==> flow/design.v <==
`timescale 1ns/10ps
module SVD (
    clk,
    rst,
    we,
    oe,
    data_i,
    element_sel,
    ready,
    data_o_UV,
    data_o_S
);
input                clk;
input                rst;
input                we;
input                oe;
input         [1:0]  element_sel;
input         [4:0]  data_i;
output reg           ready;
output        [7:0]  data_o_UV;
output        [6:0]  data_o_S;
parameter STAND_BY   = 3'd0;
parameter DATA_IN    = 3'd1;
parameter CACULATION = 3'd2;
parameter READY      = 3'd3;
parameter DATA_OUT   = 3'd4;
parameter INPUT_0    = 2'd0;
parameter INPUT_1    = 2'd1;
parameter INPUT_2    = 2'd2;
parameter INPUT_3    = 2'd3;
parameter OUTPUT_0   = 2'd0;
parameter OUTPUT_1   = 2'd1;
parameter OUTPUT_2   = 2'd2;
parameter OUTPUT_3   = 2'd3;
wire                 next_start;
wire                 next_output_bit_sel;
wire                 finish;
wire                 ready_next;
reg           [2:0]  state;
reg           [2:0]  next_state;
reg                  start;
reg                  output_bit_sel;
reg           [2:0]  element_cnt;
reg           [2:0]  next_element_cnt;
reg    signed [9:0]  a0_i;
reg    signed [9:0]  a1_i;
reg    signed [9:0]  a2_i;
reg    signed [9:0]  a3_i;
reg    signed [9:0]  next_a0_i;
reg    signed [9:0]  next_a1_i;
reg    signed [9:0]  next_a2_i;
reg    signed [9:0]  next_a3_i;
reg           [7:0]  data_o_UV_r;
reg           [6:0]  data_o_S_r;
wire   signed [13:0] S0, S1, S2, S3;         
wire   signed [7:0]  U0, U1, U2, U3;
wire   signed [7:0]  V0, V1, V2, V3;
reg    signed [10:0] U[0:1][0:1],            
                     U_next[0:1][0:1],
                     V[0:1][0:1],
                     V_next[0:1][0:1];
reg    signed [17:0] S[0:1][0:1],            
                     S_next[0:1][0:1];
reg                  uv_count;
wire                 uv_count_next;
reg           [3:0]  i_count;
wire          [3:0]  i_count_next;
reg                  ref_count;
wire                 ref_count_next;
reg           [1:0]  state_c, 
                     state_c_next;
reg    signed [26:0] temp_S[0:1][0:1];
reg    signed [19:0] temp_U[0:1][0:1],
                     temp_V[0:1][0:1];
parameter UV_COUNT  = 1'd1;
parameter I_COUNT   = 4'd9;
parameter REF_COUNT = 1'd1;
parameter WAIT      = 2'd0;
parameter ROTATE    = 2'd1;
parameter MULTIPLY  = 2'd2;
parameter REFLECT   = 2'd3;
wire signed [17:0] KS  = 18'b0_0000_0000_010_111_100;
wire signed [10:0] KUV = 11'b0_0_100_110_101;
integer i, j;
assign next_start  = (element_cnt == 3'd3 && next_element_cnt == 3'd4)? 1'd1 : 1'd0;
assign next_output_bit_sel = (state == DATA_OUT || state == DATA_IN)? ~output_bit_sel : 1'd0; 
assign finish = (state == DATA_OUT && element_sel == OUTPUT_3 && output_bit_sel == 1'd1)? 1'd1 : 1'd0;
assign data_o_UV   = data_o_UV_r;
assign data_o_S   = data_o_S_r;
always@(*) begin
    case(state)
        STAND_BY:begin
            if(we == 1'd1) next_state = DATA_IN;
            else next_state = STAND_BY;
        end
        DATA_IN:begin
            if(start == 1'd1) next_state = CACULATION;
            else next_state = DATA_IN;
        end
        CACULATION:begin
            if(ready == 1'd1) next_state = READY;
            else next_state = CACULATION;
        end
        READY:begin
            if(oe == 1'd1) next_state = DATA_OUT;
            else next_state = READY;
        end
        DATA_OUT:begin
            if(finish == 1'd1) next_state = STAND_BY;
            else next_state = DATA_OUT;
        end
        default:next_state = state;
    endcase
end
always@(*) begin
    next_a0_i        = a0_i;
    next_a1_i        = a1_i;
    next_a2_i        = a2_i;
    next_a3_i        = a3_i;
    next_element_cnt = 3'd0;
    data_o_UV_r      = 8'd0;
    data_o_S_r       = 7'd0;
    case(state)
        DATA_IN:begin
            case(element_sel)
                INPUT_0: begin
                    if(output_bit_sel == 1'd0) begin
                        next_a0_i[4:0] = data_i;
                        next_element_cnt = element_cnt;
                    end
                    else begin
                        next_a0_i[9:5] = data_i;
                        next_element_cnt = element_cnt + 3'd1;
                    end
                end
                INPUT_1:begin
                    if(output_bit_sel == 1'd0) begin
                        next_a1_i[4:0] = data_i;
                        next_element_cnt = element_cnt;
                    end
                    else begin
                        next_a1_i[9:5] = data_i;
                        next_element_cnt = element_cnt + 3'd1;
                    end
                end
                INPUT_2:begin
                    if(output_bit_sel == 1'd0) begin
                        next_a2_i[4:0] = data_i;
                        next_element_cnt = element_cnt;
                    end
                    else begin
                        next_a2_i[9:5] = data_i;
                        next_element_cnt = element_cnt + 3'd1;
                    end
                end
                INPUT_3:begin 
                    if(output_bit_sel == 1'd0) begin
                        next_a3_i[4:0] = data_i;
                        next_element_cnt = element_cnt;
                    end
                    else begin
                        next_a3_i[9:5] = data_i;
                        next_element_cnt = element_cnt + 3'd1;
                    end
                end
            endcase
        end
        DATA_OUT:begin
            case(element_sel)
                OUTPUT_0: begin
                    if(output_bit_sel == 1'd0) begin
                        data_o_UV_r = U0[7:0];
                        data_o_S_r  = S0[6:0];
                    end
                    else begin
                        data_o_UV_r = V0[7:0];
                        data_o_S_r  = S0[13:7];
                    end
                end
                OUTPUT_1: begin
                    if(output_bit_sel == 1'd0) begin
                        data_o_UV_r = U1[7:0];
                        data_o_S_r  = S1[6:0];
                    end
                    else begin
                        data_o_UV_r = V1[7:0];
                        data_o_S_r  = S1[13:7];
                    end
                end
                OUTPUT_2: begin
                    if(output_bit_sel == 1'd0) begin
                        data_o_UV_r = U2[7:0];
                        data_o_S_r  = S2[6:0];
                    end
                    else begin
                        data_o_UV_r = V2[7:0];
                        data_o_S_r  = S2[13:7];
                    end
                end
                OUTPUT_3: begin
                    if(output_bit_sel == 1'd0) begin
                        data_o_UV_r = U3[7:0];
                        data_o_S_r  = S3[6:0];
                    end
                    else begin
                        data_o_UV_r = V3[7:0];
                        data_o_S_r  = S3[13:7];
                    end
                end
            endcase
        end
        default:begin
            next_a0_i        = a0_i;
            next_a1_i        = a1_i;
            next_a2_i        = a2_i;
            next_a3_i        = a3_i;
            next_element_cnt = 3'd0;
            data_o_UV_r      = 8'd0;
            data_o_S_r       = 7'd0;
        end
    endcase
end
assign uv_count_next  = (state_c == WAIT)? 1'd0: uv_count + 1'b1;
assign i_count_next   = (start == 1'd1 || (uv_count == UV_COUNT && i_count == I_COUNT))? 
                            4'd0: (uv_count == UV_COUNT)? i_count + 4'd1: i_count;
assign ref_count_next = (state_c == MULTIPLY && state_c_next == REFLECT)? 1'd0: ~ref_count;
assign ready_next = (start == 1'd1)? 1'd0: (state_c == REFLECT && ref_count == REF_COUNT)? 1'd1: ready;
assign S0 = S[0][0] >>> 4;
assign S1 = S[0][1] >>> 4;
assign S2 = S[1][0] >>> 4;
assign S3 = S[1][1] >>> 4;
assign U0 = U[0][0] >>> 3;
assign U1 = U[0][1] >>> 3;
assign U2 = U[1][0] >>> 3;
assign U3 = U[1][1] >>> 3;
assign V0 = V[0][0] >>> 3;
assign V1 = V[0][1] >>> 3;
assign V2 = V[1][0] >>> 3;
assign V3 = V[1][1] >>> 3;
always@(*) begin
    state_c_next = state_c;
    case(state_c)
        WAIT:     if(start == 1'd1) state_c_next = ROTATE;
        ROTATE:   if(uv_count == UV_COUNT && i_count == I_COUNT) state_c_next = MULTIPLY;
        MULTIPLY: state_c_next = REFLECT;
        REFLECT:  if(ref_count == REF_COUNT) state_c_next = WAIT;
    endcase
end
always@(*) begin
    temp_S[0][0] = 27'd0;
    temp_S[0][1] = 27'd0;
    temp_S[1][0] = 27'd0;
    temp_S[1][1] = 27'd0;
    temp_U[0][0] = 20'd0;
    temp_U[0][1] = 20'd0;
    temp_U[1][0] = 20'd0;
    temp_U[1][1] = 20'd0;
    temp_V[0][0] = 20'd0;
    temp_V[0][1] = 20'd0;
    temp_V[1][0] = 20'd0;
    temp_V[1][1] = 20'd0;
    S_next[0][0] = S[0][0];
    S_next[0][1] = S[0][1];
    S_next[1][0] = S[1][0];
    S_next[1][1] = S[1][1];
    U_next[0][0] = U[0][0];
    U_next[0][1] = U[0][1];
    U_next[1][0] = U[1][0];
    U_next[1][1] = U[1][1];
    V_next[0][0] = V[0][0];
    V_next[0][1] = V[0][1];
    V_next[1][0] = V[1][0];
    V_next[1][1] = V[1][1];
    case(state_c)
        WAIT: begin
            if(start == 1'd1) begin
                S_next[0][0] = $signed({ {2{a0_i[9]}}, a0_i[8:0], 7'b0 });
                S_next[0][1] = $signed({ {2{a1_i[9]}}, a1_i[8:0], 7'b0 });
                S_next[1][0] = $signed({ {2{a2_i[9]}}, a2_i[8:0], 7'b0 });
                S_next[1][1] = $signed({ {2{a3_i[9]}}, a3_i[8:0], 7'b0 });
                U_next[0][0] = 11'd512;
                U_next[0][1] = 11'd0;
                U_next[1][0] = 11'd0;
                U_next[1][1] = 11'd512;
                V_next[0][0] = 11'd512;
                V_next[0][1] = 11'd0;
                V_next[1][0] = 11'd0;
                V_next[1][1] = 11'd512;
            end
        end
        ROTATE: begin
            if(uv_count == 1'd0 && S[1][0] != $signed(18'd0)) begin  
                if(S[0][0][17] ^ S[1][0][17]) begin
                    S_next[0][0] = S[0][0] - (S[1][0] >>> i_count);
                    S_next[1][0] = S[1][0] + (S[0][0] >>> i_count);
                    S_next[0][1] = S[0][1] - (S[1][1] >>> i_count);
                    S_next[1][1] = S[1][1] + (S[0][1] >>> i_count);
                    U_next[0][0] = U[0][0] - (U[0][1] >>> i_count);
                    U_next[0][1] = U[0][1] + (U[0][0] >>> i_count);
                    U_next[1][0] = U[1][0] - (U[1][1] >>> i_count);
                    U_next[1][1] = U[1][1] + (U[1][0] >>> i_count);
                end
                else begin
                    S_next[0][0] = S[0][0] + (S[1][0] >>> i_count);
                    S_next[1][0] = S[1][0] - (S[0][0] >>> i_count);
                    S_next[0][1] = S[0][1] + (S[1][1] >>> i_count);
                    S_next[1][1] = S[1][1] - (S[0][1] >>> i_count);
                    U_next[0][0] = U[0][0] + (U[0][1] >>> i_count);
                    U_next[0][1] = U[0][1] - (U[0][0] >>> i_count);
                    U_next[1][0] = U[1][0] + (U[1][1] >>> i_count);
                    U_next[1][1] = U[1][1] - (U[1][0] >>> i_count);
                end
            end
            else if(uv_count == 1'd1 && S[0][1] != $signed(18'd0))begin
                if(S[0][0][17] ^ S[0][1][17]) begin  
                    S_next[0][0] = S[0][0] - (S[0][1] >>> i_count);
                    S_next[0][1] = S[0][1] + (S[0][0] >>> i_count);
                    S_next[1][0] = S[1][0] - (S[1][1] >>> i_count);
                    S_next[1][1] = S[1][1] + (S[1][0] >>> i_count);
                    V_next[0][0] = V[0][0] - (V[0][1] >>> i_count);
                    V_next[0][1] = V[0][1] + (V[0][0] >>> i_count);
                    V_next[1][0] = V[1][0] - (V[1][1] >>> i_count);
                    V_next[1][1] = V[1][1] + (V[1][0] >>> i_count);
                end
                else begin
                    S_next[0][0] = S[0][0] + (S[0][1] >>> i_count);
                    S_next[0][1] = S[0][1] - (S[0][0] >>> i_count);
                    S_next[1][0] = S[1][0] + (S[1][1] >>> i_count);
                    S_next[1][1] = S[1][1] - (S[1][0] >>> i_count);
                    V_next[0][0] = V[0][0] + (V[0][1] >>> i_count);
                    V_next[0][1] = V[0][1] - (V[0][0] >>> i_count);
                    V_next[1][0] = V[1][0] + (V[1][1] >>> i_count);
                    V_next[1][1] = V[1][1] - (V[1][0] >>> i_count);
                end
            end
        end
        MULTIPLY: begin
            temp_S[0][0] = KS * S[0][0];
            temp_S[0][1] = KS * S[0][1];
            temp_S[1][0] = KS * S[1][0];
            temp_S[1][1] = KS * S[1][1];
            temp_U[0][0] = KUV * U[0][0];
            temp_U[0][1] = KUV * U[0][1];
            temp_U[1][0] = KUV * U[1][0];
            temp_U[1][1] = KUV * U[1][1];
            temp_V[0][0] = KUV * V[0][0];
            temp_V[0][1] = KUV * V[0][1];
            temp_V[1][0] = KUV * V[1][0];
            temp_V[1][1] = KUV * V[1][1];
            S_next[0][0] = temp_S[0][0] >>> 9; 
            S_next[0][1] = temp_S[0][1] >>> 9; 
            S_next[1][0] = temp_S[1][0] >>> 9; 
            S_next[1][1] = temp_S[1][1] >>> 9; 
            U_next[0][0] = temp_U[0][0] >>> 9; 
            U_next[0][1] = temp_U[0][1] >>> 9; 
            U_next[1][0] = temp_U[1][0] >>> 9; 
            U_next[1][1] = temp_U[1][1] >>> 9; 
            V_next[0][0] = temp_V[0][0] >>> 9; 
            V_next[0][1] = temp_V[0][1] >>> 9; 
            V_next[1][0] = temp_V[1][0] >>> 9; 
            V_next[1][1] = temp_V[1][1] >>> 9; 
        end
        REFLECT: begin
            if(S[ref_count][ref_count][17] == 1'd1) begin
                S_next[0][ref_count] = $signed(~S[0][ref_count] + 18'd1);
                S_next[1][ref_count] = $signed(~S[1][ref_count] + 18'd1);
                V_next[0][ref_count] = $signed(~V[0][ref_count] + 11'd1);
                V_next[1][ref_count] = $signed(~V[1][ref_count] + 11'd1);
            end
        end
    endcase
end
always@(posedge clk or negedge rst) begin
	if(!rst) begin
        state           <= STAND_BY;
        start           <= 1'd0;
        element_cnt     <= 3'd0;
        output_bit_sel  <= 1'd0;
        a0_i            <= 10'd0;
        a1_i            <= 10'd0;
        a2_i            <= 10'd0;
        a3_i            <= 10'd0;
        for(i = 0; i != 2; i = i + 1) begin
            for(j = 0; j != 2; j = j + 1) begin
                S[i][j] <= 18'd0;
                U[i][j] <= 11'd0;
                V[i][j] <= 11'd0;
            end
        end
        ready           <= 1'd1;
        uv_count        <= 1'd0;
        i_count         <= 4'd0;
        ref_count       <= 1'd0;
        state_c         <= WAIT;
	end
	else begin
        state           <= next_state;
        start           <= next_start;
        element_cnt     <= next_element_cnt;
        output_bit_sel  <= next_output_bit_sel;
        a0_i            <= next_a0_i;
        a1_i            <= next_a1_i;
        a2_i            <= next_a2_i;
        a3_i            <= next_a3_i;
        for(i = 0; i != 2; i = i + 1) begin
            for(j = 0; j != 2; j = j + 1) begin
                S[i][j] <= S_next[i][j];
                U[i][j] <= U_next[i][j];
                V[i][j] <= V_next[i][j];
            end
        end
        ready           <= ready_next;
        uv_count        <= uv_count_next;
        i_count         <= i_count_next;
        ref_count       <= ref_count_next;
        state_c         <= state_c_next;
	end
end
endmodule
Subject: tool reports on SVD

Hi,

== From RTL to reports: SVD ==
Tool output for the design above before and after an edit, in the order of the flow.
Lines under "unedited" count in the file above, lines under "edited" in the edited file.
"difference" is "edited" less "unedited", of the values as shown; "rel. change" is that difference over "unedited", in percent.
Library cell names are shortened.
The mark - stands for no value.

* Top: SVD
* Clock input: clk
* Library: sky130hd
* Library corner: tt_025C_1v80

== Edit of the RTL ==
Unified diff, file above to edited file.
The edit is scripted: it alters the design's behaviour and was not made to optimise anything.

<pre>
@@ -336,5 +336,5 @@
         end
         MULTIPLY: begin
-            temp_S[0][0] = KS * S[0][0];
+            temp_S[0][0] = KS ^ S[0][0];
             temp_S[0][1] = KS * S[0][1];
             temp_S[1][0] = KS * S[1][0];
</pre>

== After elaboration ==
Source: Yosys, flattened and elaborated. Widths are those after wreduce. Registers that Yosys merges into a memory's read port (data or address) are not register bits. Print and check cells do not count. Equal cells are merged and count once.

{| class="wikitable"
|+ Word-level totals
! element !! unedited !! edited !! difference !! rel. change (%)
|-
| bits in registers || 217 || 217 || 0 || 0.00
|-
| output and inout port bits || 16 || 16 || 0 || 0.00
|-
| cells after elaboration || 322 || 324 || +2 || +0.62
|}

{| class="wikitable"
|+ Operators by class
! element !! unedited !! edited !! difference !! rel. change (%)
|-
| equality and inequality tests || 38 || 38 || 0 || 0.00
|-
| mux-type cells || 128 || 128 || 0 || 0.00
|-
| bitwise operators || 14 || 15 || +1 || +7.14
|-
| $mul || 12 || 11 || -1 || -8.33
|-
| reductions and logical operators || 48 || 49 || +1 || +2.08
|-
| shift operators || 12 || 12 || 0 || 0.00
|-
| add/sub/neg operators || 41 || 41 || 0 || 0.00
|}

{| class="wikitable"
|+ Operators by type and width
! kind !! unedited !! edited !! difference !! rel. change (%)
|-
| inverter 1 bit || 8 || 9 || +1 || +12.50
|-
| multiplier 7 x 18 -> 25 bit with constant A || 4 || 3 || -1 || -25.00
|-
| AND reduction 5 bit || 4 || 5 || +1 || +25.00
|-
| two-way mux 11 bit || 34 || 34 || 0 || 0.00
|-
| two-way mux 18 bit || 33 || 33 || 0 || 0.00
|-
| inequality test 2 bit with constant B || 13 || 13 || 0 || 0.00
|-
| == test 2 bit with constant B || 9 || 9 || 0 || 0.00
|-
| two-way mux 1 bit || 9 || 9 || 0 || 0.00
|-
| AND reduction 3 bit || 9 || 9 || 0 || 0.00
|-
| adder 11 bit || 8 || 8 || 0 || 0.00
|-
| adder 18 bit || 8 || 8 || 0 || 0.00
|-
| logical AND 1 bit || 8 || 8 || 0 || 0.00
|-
| multiplier 10 x 11 -> 20 bit with constant A || 8 || 8 || 0 || 0.00
|-
| OR reduction 3 bit || 8 || 8 || 0 || 0.00
|-
| >>> shifter 11 x 4 -> 11 bit || 8 || 8 || 0 || 0.00
|-
| subtractor 11 bit || 8 || 8 || 0 || 0.00
|-
| subtractor 18 bit || 8 || 8 || 0 || 0.00
|-
| case mux 18 bit (select 4 bit) || 6 || 6 || 0 || 0.00
|-
| logical NOT 2 bit || 5 || 5 || 0 || 0.00
|-
| two-way mux 3 bit || 5 || 5 || 0 || 0.00
|-
| two-way mux 7 bit || 5 || 5 || 0 || 0.00
|-
| two-way mux 8 bit || 5 || 5 || 0 || 0.00
|-
| inequality test 3 bit with constant B || 5 || 5 || 0 || 0.00
|-
| case mux 11 bit (select 4 bit) || 5 || 5 || 0 || 0.00
|-
| == test 2 x 1 -> 1 bit with constant B || 4 || 4 || 0 || 0.00
|-
| two-way mux 10 bit || 4 || 4 || 0 || 0.00
|-
| two-way mux 2 bit || 4 || 4 || 0 || 0.00
|-
| case mux 11 bit (select 3 bit) || 4 || 4 || 0 || 0.00
|}

The list need not be complete.

== Depth ==
Depth = most cells in a row (Yosys ltp): at word level without a register or memory, in the mapped netlist without a sequential cell, where the memories' decode and read muxes count.

{| class="wikitable"
|+ Depth
! element !! unedited !! edited !! difference !! rel. change (%)
|-
| depth after elaboration || 12 || 12 || 0 || 0.00
|-
| ABC_AREA || 0 || 0 || - || -
|-
| depth in mapped cells || 32 || 34 || +2 || +6.25
|-
| gate-level depth less buffers || 28 || 27 || -1 || -3.57
|}

== Mapped cells and area ==
Source: synth_stat.txt of the flow (Yosys; design flattened, memories mapped). It holds for the ABC_AREA given above (unset counts as 0); a run with the other value may have another netlist.

{| class="wikitable"
|+ Mapped netlist
! element !! unedited !! edited !! difference !! rel. change (%)
|-
| standard cells after synthesis || 5994 || 5969 || -25 || -0.42
|-
| sequential area (mm^2) || 0.0055341 || 0.0055341 || 0.0000000 || 0.00
|-
| flip-flop cells || 221 || 221 || 0 || 0.00
|-
| buffer cells || 258 || 282 || +24 || +9.30
|-
| mapped area (mm^2) || 0.0519573 || 0.0512091 || -0.0007482 || -1.44
|}

{| class="wikitable"
|+ Cell types
! type !! unedited !! edited !! difference !! rel. change (%)
|-
| mux2i_1 || 206 || 135 || -71 || -34.47
|-
| nor2_1 || 430 || 500 || +70 || +16.28
|-
| nand2_1 || 478 || 419 || -59 || -12.34
|-
| fa_1 || 428 || 380 || -48 || -11.21
|-
| mux4_2 || 88 || 136 || +48 || +54.55
|-
| ha_1 || 776 || 730 || -46 || -5.93
|-
| xor2_1 || 186 || 155 || -31 || -16.67
|-
| a21oi_1 || 364 || 391 || +27 || +7.42
|-
| mux2_2 || 68 || 89 || +21 || +30.88
|-
| nand3_1 || 69 || 88 || +19 || +27.54
|-
| a221oi_1 || 54 || 73 || +19 || +35.19
|-
| a22oi_1 || 30 || 11 || -19 || -63.33
|-
| buf_1 || 38 || 55 || +17 || +44.74
|-
| a31oi_1 || 44 || 60 || +16 || +36.36
|-
| xnor2_1 || 375 || 360 || -15 || -4.00
|-
| nor3_1 || 79 || 92 || +13 || +16.46
|-
| and2_1 || 36 || 24 || -12 || -33.33
|-
| nand4_1 || 23 || 11 || -12 || -52.17
|}

The list need not be complete.

== Timing after synthesis ==
Path of least setup slack by OpenSTA after synthesis, without wires, with an ideal clock, recovery checks aside; 20% of the period is set as input and as output delay. Where synthesis merged equal registers, the netlist keeps one of their names.

{| class="wikitable"
|+ Timing path post-synthesis
! element !! unedited !! edited !! difference !! rel. change (%)
|-
| kind || flip-flop to flip-flop || flip-flop to flip-flop || - || -
|-
| start || register i_count[3] || register i_count[2] || - || -
|-
| end || register S || register S || - || -
|-
| path delay (ps) || 6348 || 6981 || +633 || +9.97
|-
| buffers on the path || 5 || 8 || +3 || +60.00
|-
| period (ps) || 8000 || 8000 || 0 || 0.00
|-
| arrival (ps) || 6199 || 6839 || +640 || +10.32
|-
| library setup time (ps) || 149 || 142 || -7 || -
|-
| setup slack (ps) || 1652 || 1019 || -633 || -
|-
| stages on the path || 31 || 31 || 0 || 0.00
|-
| synthesis period reached (ps) || 6348 || 6981 || +633 || +9.97
|}

"path delay" = arrival - input delay + setup time.
"stages on the path" counts driving pins, that of a launching flip-flop among them; a cell with two outputs on the path counts twice.
"synthesis period reached" = period - worst setup slack (recovery checks aside). The figure is calculated, with input and output delays left at 20% of the set period.
An end named without its bit number is one bit of that signal or, where synthesis recoded a state register, one of its new flip-flops.
Between the ends stands the longest chain of elaborated cells between them, by number of cells; it is not shown to be the way that was timed. Of several equally long chains one is given.
Each line given opens the expression or statement behind the cell; cells for indexed reads and writes are added by Yosys, which also makes memories of some case tables.

Between the ends, post-synthesis, unedited:
* Path through: dfrtp_1 buf_2 inv_1 buf_2 buf_2 clkbuf_1 buf_2 mux2i_1 mux2_2 ha_1 inv_1 nor2_1 or4_1 a211o_1 a211o_1 nand3b_4 or2_1 nor2_1 xnor2_1 o21ai_1 ha_1 or3_1 nor3_1 nor4b_1 o21ai_0 o221ai_1 a31o_2 nand4_1 o31ai_1 a311oi_1 a41oi_1
* Length of the longest elaborated chain: 6

{| class="wikitable"
|+ RTL lines, path post-synthesis, unedited
! element !! line !! text
|-
| from (decl) || 66 || <nowiki>reg           [3:0]  i_count;</nowiki>
|-
| from (assign) || 392 || <nowiki>i_count         <= 4'd0;</nowiki>
|-
| from (assign) || 414 || <nowiki>i_count         <= i_count_next;</nowiki>
|-
| >>> shifter 18 x 4 -> 18 bit || 327 || <nowiki>S_next[0][1] = S[0][1] - (S[0][0] >>> i_count);</nowiki>
|-
| subtractor 18 bit || 327 ||
|-
| two-way mux 18 bit || 315 || <nowiki>if(S[0][0][17] ^ S[0][1][17]) begin</nowiki>
|-
| two-way mux 18 bit || 314 || <nowiki>else if(uv_count == 1'd1 && S[0][1] != $signed(18'd0))begin</nowiki>
|-
| two-way mux 18 bit || 292 || <nowiki>if(uv_count == 1'd0 && S[1][0] != $signed(18'd0)) begin</nowiki>
|-
| case mux 18 bit (select 4 bit) || 274 || <nowiki>case(state_c)</nowiki>
|-
| to (assign) || 385 || <nowiki>S[i][j] <= 18'd0;</nowiki>
|-
| to (assign) || 407 || <nowiki>S[i][j] <= S_next[i][j];</nowiki>
|-
| to (decl) || 62 || <nowiki>reg    signed [17:0] S[0:1][0:1],</nowiki>
|}

Between the ends, post-synthesis, edited:
* Path through: dfrtp_1 clkbuf_1 inv_1 buf_1 buf_2 buf_2 buf_2 buf_1 clkbuf_1 nand2_1 o211ai_1 a21oi_1 a31oi_1 ha_1 inv_1 a2111o_1 a211oi_4 and3_1 buf_2 a21oi_1 or3_4 and2_1 or2_1 nor4_1 xor2_1 a21oi_1 ha_1 mux2_2 a222oi_1 and3_1 a32oi_1
* Length of the longest elaborated chain: 6

{| class="wikitable"
|+ RTL lines, path post-synthesis, edited
! element !! line !! text
|-
| from (decl) || 66 || <nowiki>reg           [3:0]  i_count;</nowiki>
|-
| from (assign) || 392 || <nowiki>i_count         <= 4'd0;</nowiki>
|-
| from (assign) || 414 || <nowiki>i_count         <= i_count_next;</nowiki>
|-
| >>> shifter 18 x 4 -> 18 bit || 328 || <nowiki>S_next[1][0] = S[1][0] + (S[1][1] >>> i_count);</nowiki>
|-
| adder 18 bit || 328 ||
|-
| two-way mux 18 bit || 315 || <nowiki>if(S[0][0][17] ^ S[0][1][17]) begin</nowiki>
|-
| two-way mux 18 bit || 314 || <nowiki>else if(uv_count == 1'd1 && S[0][1] != $signed(18'd0))begin</nowiki>
|-
| two-way mux 18 bit || 292 || <nowiki>if(uv_count == 1'd0 && S[1][0] != $signed(18'd0)) begin</nowiki>
|-
| case mux 18 bit (select 4 bit) || 274 || <nowiki>case(state_c)</nowiki>
|-
| to (assign) || 385 || <nowiki>S[i][j] <= 18'd0;</nowiki>
|-
| to (assign) || 407 || <nowiki>S[i][j] <= S_next[i][j];</nowiki>
|-
| to (decl) || 62 || <nowiki>reg    signed [17:0] S[0:1][0:1],</nowiki>
|}

== Path in the finished layout ==
Path of least setup slack in the final report of each run of set A (OpenROAD, finished layout, wires in). Where an end is a register, its clock arrival counts in the times.
The report prints the path's times to 10 ps; the period is as set.

{| class="wikitable"
|+ Timing path post-layout
! element !! unedited !! edited !! difference !! rel. change (%)
|-
| kind || flip-flop to flip-flop || flip-flop to flip-flop || - || -
|-
| start || register i_count[1] || register i_count[0] || - || -
|-
| end || register S || register S || - || -
|-
| buffers on the path || 0 || 1 || +1 || -
|-
| period (ps) || 8000 || 8000 || 0 || 0.00
|-
| arrival (ps) || 7770 || 7670 || -100 || -1.29
|-
| library setup time (ps) || 150 || 70 || -80 || -
|-
| stages on the path || 27 || 20 || -7 || -25.93
|-
| setup slack (ps) || 730 || 890 || +160 || -
|}

An end named without its bit number is one bit of that signal or, where synthesis recoded a state register, one of its new flip-flops.
Between the ends stands the longest chain of elaborated cells between them, by number of cells; it is not shown to be the way that was timed. Of several equally long chains one is given.

Between the ends, post-layout, unedited:
* Path through: dfrtp_4 mux4_2 mux2i_1 mux2i_1 inv_1 ha_1 inv_1 or2_1 a2111oi_2 a21oi_1 xnor2_1 nand3b_4 or2_1 nor2_1 xnor2_1 o21ai_1 ha_1 or3_1 nor3_1 nor4b_1 o21ai_0 o221ai_1 a31o_2 nand4_1 o31ai_1 a311oi_1 a41oi_1
* Length of the longest elaborated chain: 6

{| class="wikitable"
|+ RTL lines, path post-layout, unedited
! element !! line !! text
|-
| from (decl) || 66 || <nowiki>reg           [3:0]  i_count;</nowiki>
|-
| from (assign) || 392 || <nowiki>i_count         <= 4'd0;</nowiki>
|-
| from (assign) || 414 || <nowiki>i_count         <= i_count_next;</nowiki>
|-
| >>> shifter 18 x 4 -> 18 bit || 327 || <nowiki>S_next[0][1] = S[0][1] - (S[0][0] >>> i_count);</nowiki>
|-
| subtractor 18 bit || 327 ||
|-
| two-way mux 18 bit || 315 || <nowiki>if(S[0][0][17] ^ S[0][1][17]) begin</nowiki>
|-
| two-way mux 18 bit || 314 || <nowiki>else if(uv_count == 1'd1 && S[0][1] != $signed(18'd0))begin</nowiki>
|-
| two-way mux 18 bit || 292 || <nowiki>if(uv_count == 1'd0 && S[1][0] != $signed(18'd0)) begin</nowiki>
|-
| case mux 18 bit (select 4 bit) || 274 || <nowiki>case(state_c)</nowiki>
|-
| to (assign) || 385 || <nowiki>S[i][j] <= 18'd0;</nowiki>
|-
| to (assign) || 407 || <nowiki>S[i][j] <= S_next[i][j];</nowiki>
|-
| to (decl) || 62 || <nowiki>reg    signed [17:0] S[0:1][0:1],</nowiki>
|}

Between the ends, post-layout, edited:
* Path through: dfrtp_4 buf_12 mux2_1 mux4_2 a2111o_1 a2111oi_0 nor3_1 nor4_1 nand2_1 xnor2_1 o21ai_0 ha_1 and3_1 a211o_1 a31oi_1 o21ai_0 a21o_1 a21o_1 a211o_1 o211ai_2
* Length of the longest elaborated chain: 6

{| class="wikitable"
|+ RTL lines, path post-layout, edited
! element !! line !! text
|-
| from (decl) || 66 || <nowiki>reg           [3:0]  i_count;</nowiki>
|-
| from (assign) || 392 || <nowiki>i_count         <= 4'd0;</nowiki>
|-
| from (assign) || 414 || <nowiki>i_count         <= i_count_next;</nowiki>
|-
| >>> shifter 18 x 4 -> 18 bit || 328 || <nowiki>S_next[1][0] = S[1][0] + (S[1][1] >>> i_count);</nowiki>
|-
| adder 18 bit || 328 ||
|-
| two-way mux 18 bit || 315 || <nowiki>if(S[0][0][17] ^ S[0][1][17]) begin</nowiki>
|-
| two-way mux 18 bit || 314 || <nowiki>else if(uv_count == 1'd1 && S[0][1] != $signed(18'd0))begin</nowiki>
|-
| two-way mux 18 bit || 292 || <nowiki>if(uv_count == 1'd0 && S[1][0] != $signed(18'd0)) begin</nowiki>
|-
| case mux 18 bit (select 4 bit) || 274 || <nowiki>case(state_c)</nowiki>
|-
| to (assign) || 385 || <nowiki>S[i][j] <= 18'd0;</nowiki>
|-
| to (assign) || 407 || <nowiki>S[i][j] <= S_next[i][j];</nowiki>
|-
| to (decl) || 62 || <nowiki>reg    signed [17:0] S[0:1][0:1],</nowiki>
|}

== Measured runs ==
Both versions went through the flow (Yosys, OpenROAD) with the same settings in each pair. Constraints: input delay and output delay 20% of the set period each, output load 0.01 pF.

Flow settings, set A:
* period_ns: 8.0
* CAP_MARGIN: 20
* CORE_MARGIN: 2
* CORE_UTILIZATION: 40
* SLEW_MARGIN: 20

{| class="wikitable"
|+ Measured results, set A
! element !! unedited !! edited !! difference !! rel. change (%)
|-
| worst setup slack after layout (ps) || 726 || 890 || +164 || -
|-
| std-cell area (final layout) (mm^2) || 0.0554207 || 0.0544585 || -0.0009622 || -1.74
|-
| post-synthesis cell area (mm^2) || 0.0519573 || 0.0512091 || -0.0007482 || -1.44
|-
| achieved clock period (ps) || 7274 || 7110 || -164 || -2.25
|-
| total negative slack (ps) || 0 || 0 || 0 || -
|-
| die outline area (mm^2) || 0.132791 || 0.130899 || -0.001892 || -1.42
|-
| worst-case hold slack (ps) || 489 || 493 || +4 || -
|}

Flow settings, set B:
* CELL_PAD_IN_SITES_DETAIL_PLACEMENT: 0
* CELL_PAD_IN_SITES_GLOBAL_PLACEMENT: 1
* CORE_UTILIZATION: 19
* CTS_CLUSTER_SIZE: 35
* GPL_ROUTABILITY_DRIVEN: 0
* GPL_TIMING_DRIVEN: 1
* PLACE_DENSITY: 0.39
* SLEW_MARGIN: 10
* period_ns: 10.7
* CAP_MARGIN: 20
* CORE_MARGIN: 2

{| class="wikitable"
|+ Measured results, set B
! element !! unedited !! edited !! difference !! rel. change (%)
|-
| worst setup slack after layout (ps) || 2983 || 2495 || -488 || -
|-
| std-cell area (final layout) (mm^2) || 0.0581533 || 0.0572649 || -0.0008884 || -1.53
|-
| post-synthesis cell area (mm^2) || 0.0519573 || 0.0512091 || -0.0007482 || -1.44
|-
| achieved clock period (ps) || 7717 || 8205 || +488 || +6.32
|-
| total negative slack (ps) || 0 || 0 || 0 || -
|-
| die outline area (mm^2) || 0.27766 || 0.273691 || -0.003969 || -1.43
|-
| worst-case hold slack (ps) || 468 || 485 || +17 || -
|}

"achieved clock period": clock period set for the run, less the worst setup slack. It is reckoned from that one timing run; input and output delays stay at 20% of the period that was set.

Regards
